==> flow/design.v <==
module testpc(
	clock,   
	reset,   
	pc,   
	instruction,   
	mem_data,   
	mem_addr,   
	mem_wdata,   
	mwrite_enable,
	mread_enable,
	regwrite_enable,   
	write_addr,   
	reg_write_data   
	);
	input clock, reset;
	input [15:0] instruction, mem_data;
	output [15:0] pc, mem_addr, mem_wdata;
	output [15:0] reg_write_data;
	output mwrite_enable, mread_enable, regwrite_enable;
	output [2:0] write_addr;
	reg [15:0] pc, read_data1, read_data2, ext_imm_data, alu_result;
	reg [15:0] reg_write_data;
	reg [15:0] jump_addr, branch_addr;
	reg [15:0] mwrite_addr, mread_addr;
	reg [6:0] imm_data;
	reg [2:0] read_addr1, read_addr2, write_addr;
	reg [1:0] result_sel;
	reg regwrite_enable, func_sel, imm_sel, mwrite_enable;
	reg mread_enable, memtoreg_sel, jump_enable, branch_enable;
	reg [15:0] reg_table[0:7];
	reg [15:0] c, temp;
	reg c1, c2, s1;
	wire [15:0] b1;
	wire [15:0] and_result, not_result;
	assign mem_addr = alu_result;
	assign mem_wdata = read_data2;
	always@(posedge clock or negedge reset)
	begin
		if(reset == 1'b0)
			pc <= 16'b0000000000000000;
		else if(branch_enable == 1'b1)
		begin
			if(alu_result == 0)
				pc <= pc + branch_addr;
			else
				pc <= pc + 16'b0000000000000001;
		end
		else if(jump_enable == 1'b1)
			pc <= 16'b0000000000000000 + jump_addr;
		else
			pc <= pc + 16'b0000000000000001;
	end
	always@(instruction)
	begin
		begin
			if(instruction[15:13] == 3'b001 && instruction[3:0] <= 4'b0010)   
			begin
				if(instruction[3:0] == 4'b0000)   
				begin
					read_addr1 = instruction[12:10]; 
					read_addr2 = instruction[9:7];  
					write_addr = instruction[6:4];  
					imm_data = 7'b0000000;
					mwrite_addr = 16'b0000000000000000;
					mread_addr = 16'b0000000000000000;
					jump_addr = 16'b0000000000000000;
					branch_addr = 16'b0000000000000000;
					regwrite_enable = 1'b1;
					func_sel = 1'b0;
					result_sel = 2'b00;
					imm_sel = 1'b0;
					mwrite_enable = 1'b0;
					mread_enable = 1'b0;
					memtoreg_sel = 1'b0;
					jump_enable = 1'b0;
					branch_enable = 1'b0;
				end
				else if(instruction[3:0] == 4'b0001)   
				begin
					read_addr1 = instruction[12:10];  
					read_addr2 = instruction[9:7];  
					write_addr = instruction[6:4];  
					imm_data = 7'b0000000;
					mwrite_addr = 16'b0000000000000000;
					mread_addr = 16'b0000000000000000;
					jump_addr = 16'b0000000000000000;
					branch_addr = 16'b0000000000000000;
					regwrite_enable = 1'b1;
					func_sel = 1'b0;
					result_sel = 2'b10;
					imm_sel = 1'b0;
					mwrite_enable = 1'b0;
					mread_enable = 1'b0;
					memtoreg_sel = 1'b0;
					jump_enable = 1'b0;
					branch_enable =	1'b0;		
				end
				else   
				begin
					read_addr1 = instruction[12:10];  
					read_addr2 = instruction[9:7];  
					write_addr = instruction[6:4];  
					imm_data = 7'b0000000;
					mwrite_addr = 16'b0000000000000000;
					mread_addr = 16'b0000000000000000;
					jump_addr = 16'b0000000000000000;
					branch_addr = 16'b0000000000000000;
					regwrite_enable = 1'b1;
					func_sel = 1'b0;
					result_sel = 2'b11;
					imm_sel = 1'b0;
					mwrite_enable = 1'b0;
					mread_enable = 1'b0;
					memtoreg_sel = 1'b0;
					jump_enable = 1'b0;
					branch_enable =	1'b0;		
				end
			end
			else if(instruction[15:13] == 3'b011)   
			begin
				read_addr1 = instruction[12:10];  
				read_addr2 = 3'b000; 
				write_addr = instruction[9:7];  
				imm_data = instruction[6:0];  
				mwrite_addr = 16'b0000000000000000;
				mread_addr = 16'b0000000000000000;
				jump_addr = 16'b0000000000000000;
				branch_addr = 16'b0000000000000000;
				regwrite_enable = 1'b1;
				func_sel = 1'b0;
				result_sel = 2'b00;
				imm_sel = 1'b1;
				mwrite_enable = 1'b0;
				mread_enable = 1'b0;
				memtoreg_sel = 1'b0;
				jump_enable = 1'b0;
				branch_enable =	1'b0;	
			end
			else if(instruction[15:13] == 3'b100)   
			begin
				read_addr1 = instruction[12:10]; 
				read_addr2 = 3'b000;  
				write_addr = instruction[9:7]; 
				imm_data = instruction[6:0];  
				mwrite_addr = 16'b0000000000000000;
				mread_addr = instruction[12:10];
				jump_addr = 16'b0000000000000000;
				branch_addr = 16'b0000000000000000;
				regwrite_enable = 1'b1;
				func_sel = 1'b0;
				result_sel = 2'b00;
				imm_sel = 1'b1;
				mwrite_enable = 1'b0;
				mread_enable = 1'b1;
				memtoreg_sel = 1'b1;
				jump_enable = 1'b0;
				branch_enable =	1'b0;	
			end
			else if(instruction[15:13] == 3'b101)   
			begin
				read_addr1 = instruction[12:10]; 
				read_addr2 = instruction[9:7];
				write_addr = 3'b000;
				imm_data = instruction[6:0]; 
				mwrite_addr = instruction[9:7]; 
				mread_addr = 16'b0000000000000000;
				jump_addr = 16'b0000000000000000;
				branch_addr = 16'b0000000000000000;
				regwrite_enable = 1'b0;
				func_sel = 1'b0;
				result_sel = 2'b00;
				imm_sel = 1'b1;
				mwrite_enable = 1'b1;
				mread_enable = 1'b0;
				memtoreg_sel = 1'b0;
				jump_enable = 1'b0;
				branch_enable =	1'b0;	
			end
			else if(instruction[15:13] == 3'b110)   
			begin
				read_addr1 = instruction[12:10]; 
				read_addr2 = instruction[9:7]; 
				write_addr = 3'b000;
				imm_data = instruction[6:0]; 
				mwrite_addr = 16'b0000000000000000;
				mread_addr = 16'b0000000000000000;
				jump_addr = 16'b0000000000000000;
				branch_addr = instruction[6:0];
				regwrite_enable = 1'b0;
				func_sel = 1'b1;
				result_sel = 2'b00;
				imm_sel = 1'b0;
				mwrite_enable = 1'b0;
				mread_enable = 1'b0;
				memtoreg_sel = 1'b0;
				jump_enable = 1'b0;
				branch_enable =	1'b1;	
			end
			else if(instruction[15:13] == 3'b111)   
			begin
				read_addr1 = 3'b000;
				read_addr2 = 3'b000; 
				write_addr = 3'b000;
				imm_data = 7'b0000000;
				mwrite_addr = 16'b0000000000000000;
				mread_addr = 16'b0000000000000000;
				jump_addr = instruction[12:0];   
				branch_addr = 16'b0000000000000000;
				regwrite_enable = 1'b0;
				func_sel = 1'b0;
				result_sel = 2'b00;
				imm_sel = 1'b0;
				mwrite_enable = 1'b0;
				mread_enable = 1'b0;
				memtoreg_sel = 1'b0;
				jump_enable = 1'b1;
				branch_enable = 1'b0;	
			end
			else   
			begin
				read_addr1 = 3'b000;
				read_addr2 = 3'b000;
				write_addr = 3'b000;
				imm_data = 7'b0000000;
				mwrite_addr = 16'b0000000000000000;
				mread_addr = 16'b0000000000000000;
				jump_addr = 16'b0000000000000000;
				branch_addr = 16'b0000000000000000;
				regwrite_enable = 1'b0;
				func_sel = 1'b0;
				result_sel = 2'b00;
				imm_sel = 1'b0;
				mwrite_enable = 1'b0;
				mread_enable = 1'b0;
				memtoreg_sel = 1'b0;
				jump_enable = 1'b0;
				branch_enable =	1'b0;	
			end
		end
	end
	always@(alu_result, mem_data, memtoreg_sel)
	begin
		if(memtoreg_sel == 1'b1)
			reg_write_data = mem_data;
		else
			reg_write_data = alu_result;
	end
	always@(posedge clock or negedge reset)
	begin
		if(reset == 1'b0)   
		begin
			reg_table[0] <= 16'b0000000000000000;
			reg_table[1] <= 16'b0000000000000000;
			reg_table[2] <= 16'b0000000000000000;
			reg_table[3] <= 16'b0000000000000000;
			reg_table[4] <= 16'b0000000000000000;
			reg_table[5] <= 16'b0000000000000000;
			reg_table[6] <= 16'b0000000000000000;
			reg_table[7] <= 16'b0000000000000000;
		end
		else if(regwrite_enable == 1'b1)
			reg_table[write_addr] <= reg_write_data;
	end
	always@(*)
	begin
		read_data1 = reg_table[read_addr1];
		read_data2 = reg_table[read_addr2];
	end
	reg [15:0] mux_data;
	reg [15:0] adder_result;	
	always@(imm_data)
	begin
		if(imm_data[6] == 1'b1)
			ext_imm_data = 16'b1111111110000000 + imm_data;
		else
			ext_imm_data = 16'b0000000000000000 + imm_data;
	end
	always@(read_data2, ext_imm_data, imm_sel)
	begin
		if(imm_sel == 1'b0)
			mux_data = read_data2;
		else
			mux_data = ext_imm_data;
	end
	always@(mux_data, b1, func_sel)
	case(func_sel)
		1'b0 : temp = mux_data;
		1'b1 : temp = ~mux_data + 1;
	endcase
	assign b1 = temp;
	always@(*)
	begin
	adder_result[0] = read_data1[0] ^ b1[0];
	c[0] = read_data1[0] & b1[0];	
	s1 = b1[1] ^ c[0];
	c1 = b1[1] & c[0];
	adder_result[1] = read_data1[1] ^ s1;
	c2 = read_data1[1] & s1;
	c[1] = c1 | c2;
	s1 = b1[2] ^ c[1];
	c1 = b1[2] & c[1];
	adder_result[2] = read_data1[2] ^ s1;
	c2 = read_data1[2] & s1;
	c[2] = c1 | c2;	
	s1 = b1[3] ^ c[2];
	c1 = b1[3] & c[2];
	adder_result[3] = read_data1[3] ^ s1;
	c2 = read_data1[3] & s1;
	c[3] = c1 | c2;
	s1 = b1[4] ^ c[3];
	c1 = b1[4] & c[3];
	adder_result[4] = read_data1[4] ^ s1;
	c2 = read_data1[4] & s1;
	c[4] = c1 | c2;
	s1 = b1[5] ^ c[4];
	c1 = b1[5] & c[4];
	adder_result[5] = read_data1[5] ^ s1;
	c2 = read_data1[5] & s1;
	c[5] = c1 | c2;
	s1 = b1[6] ^ c[5];
	c1 = b1[6] & c[5];
	adder_result[6] = read_data1[6] ^ s1;
	c2 = read_data1[6] & s1;
	c[6] = c1 | c2;
	s1 = b1[7] ^ c[6];
	c1 = b1[7] & c[6];
	adder_result[7] = read_data1[7] ^ s1;
	c2 = read_data1[7] & s1;
	c[7] = c1 | c2;
	s1 = b1[8] ^ c[7];
	c1 = b1[8] & c[7];
	adder_result[8] = read_data1[8] ^ s1;
	c2 = read_data1[8] & s1;
	c[8] = c1 | c2;
	s1 = b1[9] ^ c[8];
	c1 = b1[9] & c[8];
	adder_result[9] = read_data1[9] ^ s1;
	c2 = read_data1[9] & s1;
	c[9] = c1 | c2;
	s1 = b1[10] ^ c[9];
	c1 = b1[10] & c[9];
	adder_result[10] = read_data1[10] ^ s1;
	c2 = read_data1[10] & s1;
	c[10] = c1 | c2;
	s1 = b1[11] ^ c[10];
	c1 = b1[11] & c[10];
	adder_result[11] = read_data1[11] ^ s1;
	c2 = read_data1[11] & s1;
	c[11] = c1 | c2;
	s1 = b1[12] ^ c[11];
	c1 = b1[12] & c[11];
	adder_result[12] = read_data1[12] ^ s1;
	c2 = read_data1[12] & s1;
	c[12] = c1 | c2;
	s1 = b1[13] ^ c[12];
	c1 = b1[13] & c[12];
	adder_result[13] = read_data1[13] ^ s1;
	c2 = read_data1[13] & s1;
	c[13] = c1 | c2;
	s1 = b1[14] ^ c[13];
	c1 = b1[14] & c[13];
	adder_result[14] = read_data1[14] ^ s1;
	c2 = read_data1[14] & s1;
	c[14] = c1 | c2;
	s1 = b1[15] ^ c[14];
	c1 = b1[15] & c[14];
	adder_result[15] = read_data1[15] ^ s1;
	c2 = read_data1[15] & s1;
	c[15] = c1 | c2;
	end
	assign and_result = read_data1 & mux_data;
	assign not_result = ~read_data1 + mux_data;
	always@(adder_result, and_result, not_result, result_sel)
	case(result_sel)
		2'b00 : alu_result = adder_result;
		2'b01 : 
		begin
			if(adder_result >= 0)
				alu_result = 8'b00000000;
			else
				alu_result = 8'b00000001;
		end
		2'b10 : alu_result = and_result;
		2'b11 : alu_result = not_result;
	endcase
endmodule
# --- Step by step through the tools: testpc ---
# Tool output for the design above, in the order of the flow.
# Lines are those of the file above, counted from 1.
# Cell names lack the library's common part.
inputs:
  design: "testpc"
  clock_port: "clock"
  cell_library: "sky130hd"
  pvt_corner: "tt_025C_1v80"

# --- Word level ---
# Counts by Yosys on the flattened word-level netlist (proc, flatten, opt, wreduce). Print and check cells are left out.
word_totals:
  out_inout_bits: 70
  in_bits: 34
  register_bits: 144
  wordCells: 206
op_classes:
  equal: 31
  compare: 2
  muxes: 66
  add_sub_neg: 5
  logic: 78
  n_reduce_logical: 15
op_table:
  columns: ["operator", "n"]
  rows:
  - ["parallel mux 16 bit (select 8 bit)", 2]
  - ["two-way mux 16 bit", 6]
  - ["two-way mux 13 bit", 6]
  - ["two-way mux 7 bit", 10]
  - ["parallel mux 16 bit (select 4 bit)", 1]
  - ["equality test 3 bit (second input constant)", 16]
  - ["two-way mux 3 bit", 13]
  - ["adder 16 x 1 -> 16 bit (second input constant)", 2]
  - ["adder 16 bit", 2]
  - ["NOT 16 bit", 2]
  - ["parallel mux 16 bit (select 2 bit)", 1]
  - ["XOR 1 bit", 31]
  - ["AND 1 bit", 29]
  - ["two-way mux 1 bit", 25]
  - ["equality test 3 x 2 -> 1 bit (second input constant)", 7]
  - [">= comparator 16 x 1 -> 1 bit (second input constant)", 1]
  - ["AND 16 bit", 1]
  - ["adder 16 x 7 -> 16 bit (first input constant)", 1]
  - ["logical NOT 16 bit", 1]
  - ["AND reduction 2 bit", 8]
  - ["bitwise OR 1 bit", 14]
  - ["equality test 3 x 1 -> 1 bit (second input constant)", 4]
  - ["logical NOT 3 bit", 3]
  - ["equality test 2 bit (second input constant)", 2]
  - ["equality test 4 x 1 -> 1 bit (second input constant)", 1]
  - ["<= comparator 4 x 2 -> 1 bit (second input constant)", 1]
  - ["logical NOT 4 bit", 1]
  - ["two-way mux 2 bit", 2]
# Other operator kinds: 4; their cells: 4.

# --- Longest topological paths ---
# Yosys ltp: most cells in a row. Word level: on the elaborated netlist, between registers, memories and ports. Mapped: between sequential cells and ports; inverters and the memories' decode and read muxes count.
logic_depth:
  depth_word: 63
  abc_area: 0
  mapped_depth: 36
  ltp_nobuf: 32

# --- Netlist ---
# Source: synth_stat.txt of the flow (Yosys; design flattened, memories mapped). It holds for the ABC_AREA given above (unset counts as 0); a run with the other value may have another netlist.
# The area totals of this step are shown rounded.
synth_totals:
  seq_area_mm2: 0.003603
  mapped_cells: 1287
  area_mm2: 0.01095
  ff_cells: 144
  buffers: 79
by_type:
  columns: ["cell_type", "n", "area_total_um2"]
  rows:
  - ["dfrtp_1", 144, 3.6E+03]
  - ["mux2_2", 59, 664.387]
  - ["o21ai_0", 108, 540.518]
  - ["nand2_1", 143, 536.765]
  - ["ha_1", 40, 500.48]
  - ["a21oi_1", 93, 465.446]
  - ["nor2_1", 119, 446.678]
  - ["mux2i_1", 35, 350.336]
  - ["fa_1", 16, 320.307]
  - ["a22oi_1", 34, 255.245]
  - ["inv_1", 68, 255.245]
  - ["clkbuf_1", 64, 240.23]
  - ["xnor2_1", 21, 183.926]
  - ["a2111o_1", 13, 146.39]
  - ["a221oi_1", 16, 140.134]
  - ["a22o_1", 16, 140.134]
  - ["and2_1", 21, 131.376]
  - ["xor2_1", 15, 131.376]
# Not listed: further types 52, cells in them 262.

# --- Worst setup path after synthesis ---
# OpenSTA on the mapped netlist: ideal clock, no wires. The path of least setup slack (recovery checks aside). Input and output delay are each 20% of the period. Register names are those of the netlist, which keeps one name where synthesis merged equal registers.
synth_path:
  path_kind: "input to output"
  start: "input instruction[9]"
  end: "output reg_write_data[15]"
  input_delay_ns: 3.200
  setup_slack_ns: 0.694
  path_delay_ns: 8.906
  out_delay_ns: 3.200
  arrival_ns: 12.106
  n_path_buf: 3
  stages: 33
  clock_period_ns: 16.0
  t_first_pin_ns: 3.200
  required_ns: 12.800
  synth_period_reached_ns: 15.306
# "path_delay_ns" = arrival - input delay + setup time.
# A path that ends at an output port has no setup time.
# "stages": output pins that drive a net of the path, with the launching flip-flop's if there is one; two outputs of one cell count as two.
# "synth_period_reached_ns" is the clock period less the worst setup slack; recovery checks do not enter. This is arithmetic on one report: input and output delays are still those of the set period (20% each).
synth_between:
  path_cell_list: "clkbuf_1 > buf_1 > clkbuf_1 > a21oi_1 > a211o_1 > a31oi_1 > nand2_1 > nand2_1 > inv_1 > ha_1 > mux2i_1 > fa_1 > fa_1 > fa_1 > inv_1 > fa_1 > fa_1 > fa_1 > fa_1 > fa_1 > fa_1 > fa_1 > fa_1 > fa_1 > fa_1 > fa_1 > xor2_1 > xor2_1 > nor2_1 > mux2i_1 > and2_1 > mux2i_1 > inv_1"
  cells_between: 81
  cone_lines: 72
  cone_classes: "add/sub: 2; eq/ne: 7; mux: 10; logic: 61; reduce/logical: 1"
synth_rtl:
  columns: ["element", "line", "rtl"]
  rows:
  - ["start, declared", 16, "input [15:0] instruction, mem_data;"]
  - ["end, declared", 18, "output [15:0] reg_write_data;"]
# Chain of elaborated cells between the ends: none given.
# Some nets on the timed path still bear RTL names; the line given drives or declares the net.
synth_named_nets:
  columns: ["signal", "line", "rtl"]
  rows:
  - ["mem_wdata[1]", 267, "read_data2 = reg_table[read_addr2];"]
  - ["mem_addr[15]", 374, "case(result_sel)"]

# --- Timing after layout ---
# Path of least setup slack in the final report of stored run 1 (OpenROAD, finished layout, wires in). Where an end is a register, its clock arrival counts in the times.
layout_path:
  path_kind: "input to output"
  start: "input instruction[15]"
  end: "output reg_write_data[15]"
  required_ns: 12.80
  t_first_pin_ns: 3.20
  stages: 31
  clock_period_ns: 16.0
  n_path_buf: 3
  input_delay_ns: 3.20
  setup_slack_ns: 1.72
  out_delay_ns: 3.20
  arrival_ns: 11.08
# Between the ends stands the longest chain of elaborated cells between them, by number of cells; it is not shown to be the way that was timed. Of several equally long chains one is given.
# A line is the first line of the expression or statement that the cell stems from. Yosys adds cells for indexed reads and writes and turns some case tables into memories.
layout_between:
  path_cell_list: "buf_6 > or4b_4 > o2bb2ai_4 > o21ai_1 > o32a_1 > mux2i_1 > ha_1 > mux2i_2 > fa_2 > fa_2 > fa_2 > inv_2 > fa_2 > fa_2 > fa_2 > fa_2 > fa_2 > fa_2 > fa_2 > fa_2 > fa_2 > fa_2 > fa_2 > xor2_1 > xor2_1 > buf_4 > mux2i_2 > and2_4 > mux2i_4 > inv_2 > buf_6"
  elab_chain_cells: 59
  cells_between: 127
  cone_lines: 75
  cone_classes: "add/sub: 3; eq/ne: 22; mux: 35; logic: 63; reduce/logical: 4"
layout_rtl:
  columns: ["element", "line", "rtl"]
  rows:
  - ["start, declared", 16, "input [15:0] instruction, mem_data;"]
  - ["equality test 3 bit", 179, "else if(instruction[15:13] == 3'b110)"]
  - ["two-way mux 7 bit", 179, null]
  - ["two-way mux 7 bit", 159, "else if(instruction[15:13] == 3'b101)"]
  - ["two-way mux 7 bit", 139, "else if(instruction[15:13] == 3'b100)"]
  - ["two-way mux 7 bit", 119, "else if(instruction[15:13] == 3'b011)"]
  - ["two-way mux 7 bit", 56, "if(instruction[15:13] == 3'b001 && instruction[3:0] <= 4'b0010)"]
  - ["adder 16 x 7 -> 16 bit", 274, "ext_imm_data = 16'b1111111110000000 + imm_data;"]
  - ["[45 not listed]", null, null]
  - ["XOR 1 bit", 360, "s1 = b1[14] ^ c[13];"]
  - ["AND 1 bit", 363, "c2 = read_data1[14] & s1;"]
  - ["bitwise OR 1 bit", 364, "c[14] = c1 | c2;"]
  - ["XOR 1 bit", 365, "s1 = b1[15] ^ c[14];"]
  - ["XOR 1 bit", 367, "adder_result[15] = read_data1[15] ^ s1;"]
  - ["parallel mux 16 bit (select 4 bit)", 374, "case(result_sel)"]
  - ["two-way mux 16 bit", 243, "if(memtoreg_sel == 1'b1)"]
  - ["end, declared", 18, "output [15:0] reg_write_data;"]

# Top module testpc; platform sky130hd; tools Yosys and OpenROAD; 3 stored runs in no particular order. Input and output delays are each 20% of the period that was set; the output load is 0.01 pF.
# "period_reached_ns" means the clock period less the worst setup slack. The figure is calculated, with input and output delays left at 20% of the set period.
# "worst_path_ns" is the time allowed to the run's worst setup path (the clock period less input and output delay, where it has them) less its slack. Clock arrival times count: a late capture clock shortens it, a late launch clock lengthens it.
# "fin_power_uw": no workload was simulated; the value follows from the tool's default switching activity.
# Values from the reports are rounded here.
runs:
  - name: "stored run 1"
    settings:
      CELL_PAD_IN_SITES_GLOBAL_PLACEMENT: 1
      CORE_ASPECT_RATIO: 1.85
      HOLD_SLACK_MARGIN: 0.26
      PLACE_DENSITY: 0.94
      SETUP_SLACK_MARGIN: 2.02
      SLEW_MARGIN: 40
      TNS_END_PERCENT: 55
      period_ns: 16.0
      CAP_MARGIN: 20
      CORE_MARGIN: 2
      CORE_UTILIZATION: 40
    results:
      period_reached_ns: 14.281
      cell_area_final_mm2: 0.01349
      synthesis_area_mm2: 0.01095
      worst_path_ns: 7.88
      path_kind: "input to output"
      final_die_area_mm2: 0.02877
      utilization_pct: 50.0
      fin_power_uw: 2665
      hold_worst_slack_ns: 0.507
      final_setup_tns_ns: 0.000
      fin_ws_ns: 1.719
  - name: "stored run 2"
    settings:
      CORE_ASPECT_RATIO: 1.85
      HOLD_SLACK_MARGIN: 0.26
      PLACE_DENSITY: 0.94
      SETUP_SLACK_MARGIN: -0.82
      TNS_END_PERCENT: 55
      period_ns: 16.0
      CAP_MARGIN: 20
      CORE_MARGIN: 2
      CORE_UTILIZATION: 40
      SLEW_MARGIN: 20
    results:
      final_die_area_mm2: 0.02877
      final_setup_tns_ns: -0.154
      fin_power_uw: 2638
      utilization_pct: 49.0
      fin_ws_ns: -0.119
      synthesis_area_mm2: 0.01095
      worst_path_ns: 9.72
      path_kind: "input to output"
      hold_worst_slack_ns: 0.516
      period_reached_ns: 16.119
      cell_area_final_mm2: 0.01322
  - name: "stored run 3"
    settings:
      ABC_AREA: 0
      CORE_UTILIZATION: 32
      CTS_CLUSTER_DIAMETER: 351
      GPL_ROUTABILITY_DRIVEN: 0
      period_ns: 20.8
      CAP_MARGIN: 20
      CORE_MARGIN: 2
      SLEW_MARGIN: 20
    results:
      final_die_area_mm2: 0.03571
      final_setup_tns_ns: 0.000
      hold_worst_slack_ns: 0.508
      period_reached_ns: 19.046
      utilization_pct: 39.1
      worst_path_ns: 10.73
      path_kind: "input to output"
      cell_area_final_mm2: 0.01313
      fin_power_uw: 1993
      fin_ws_ns: 1.754
      synthesis_area_mm2: 0.01095
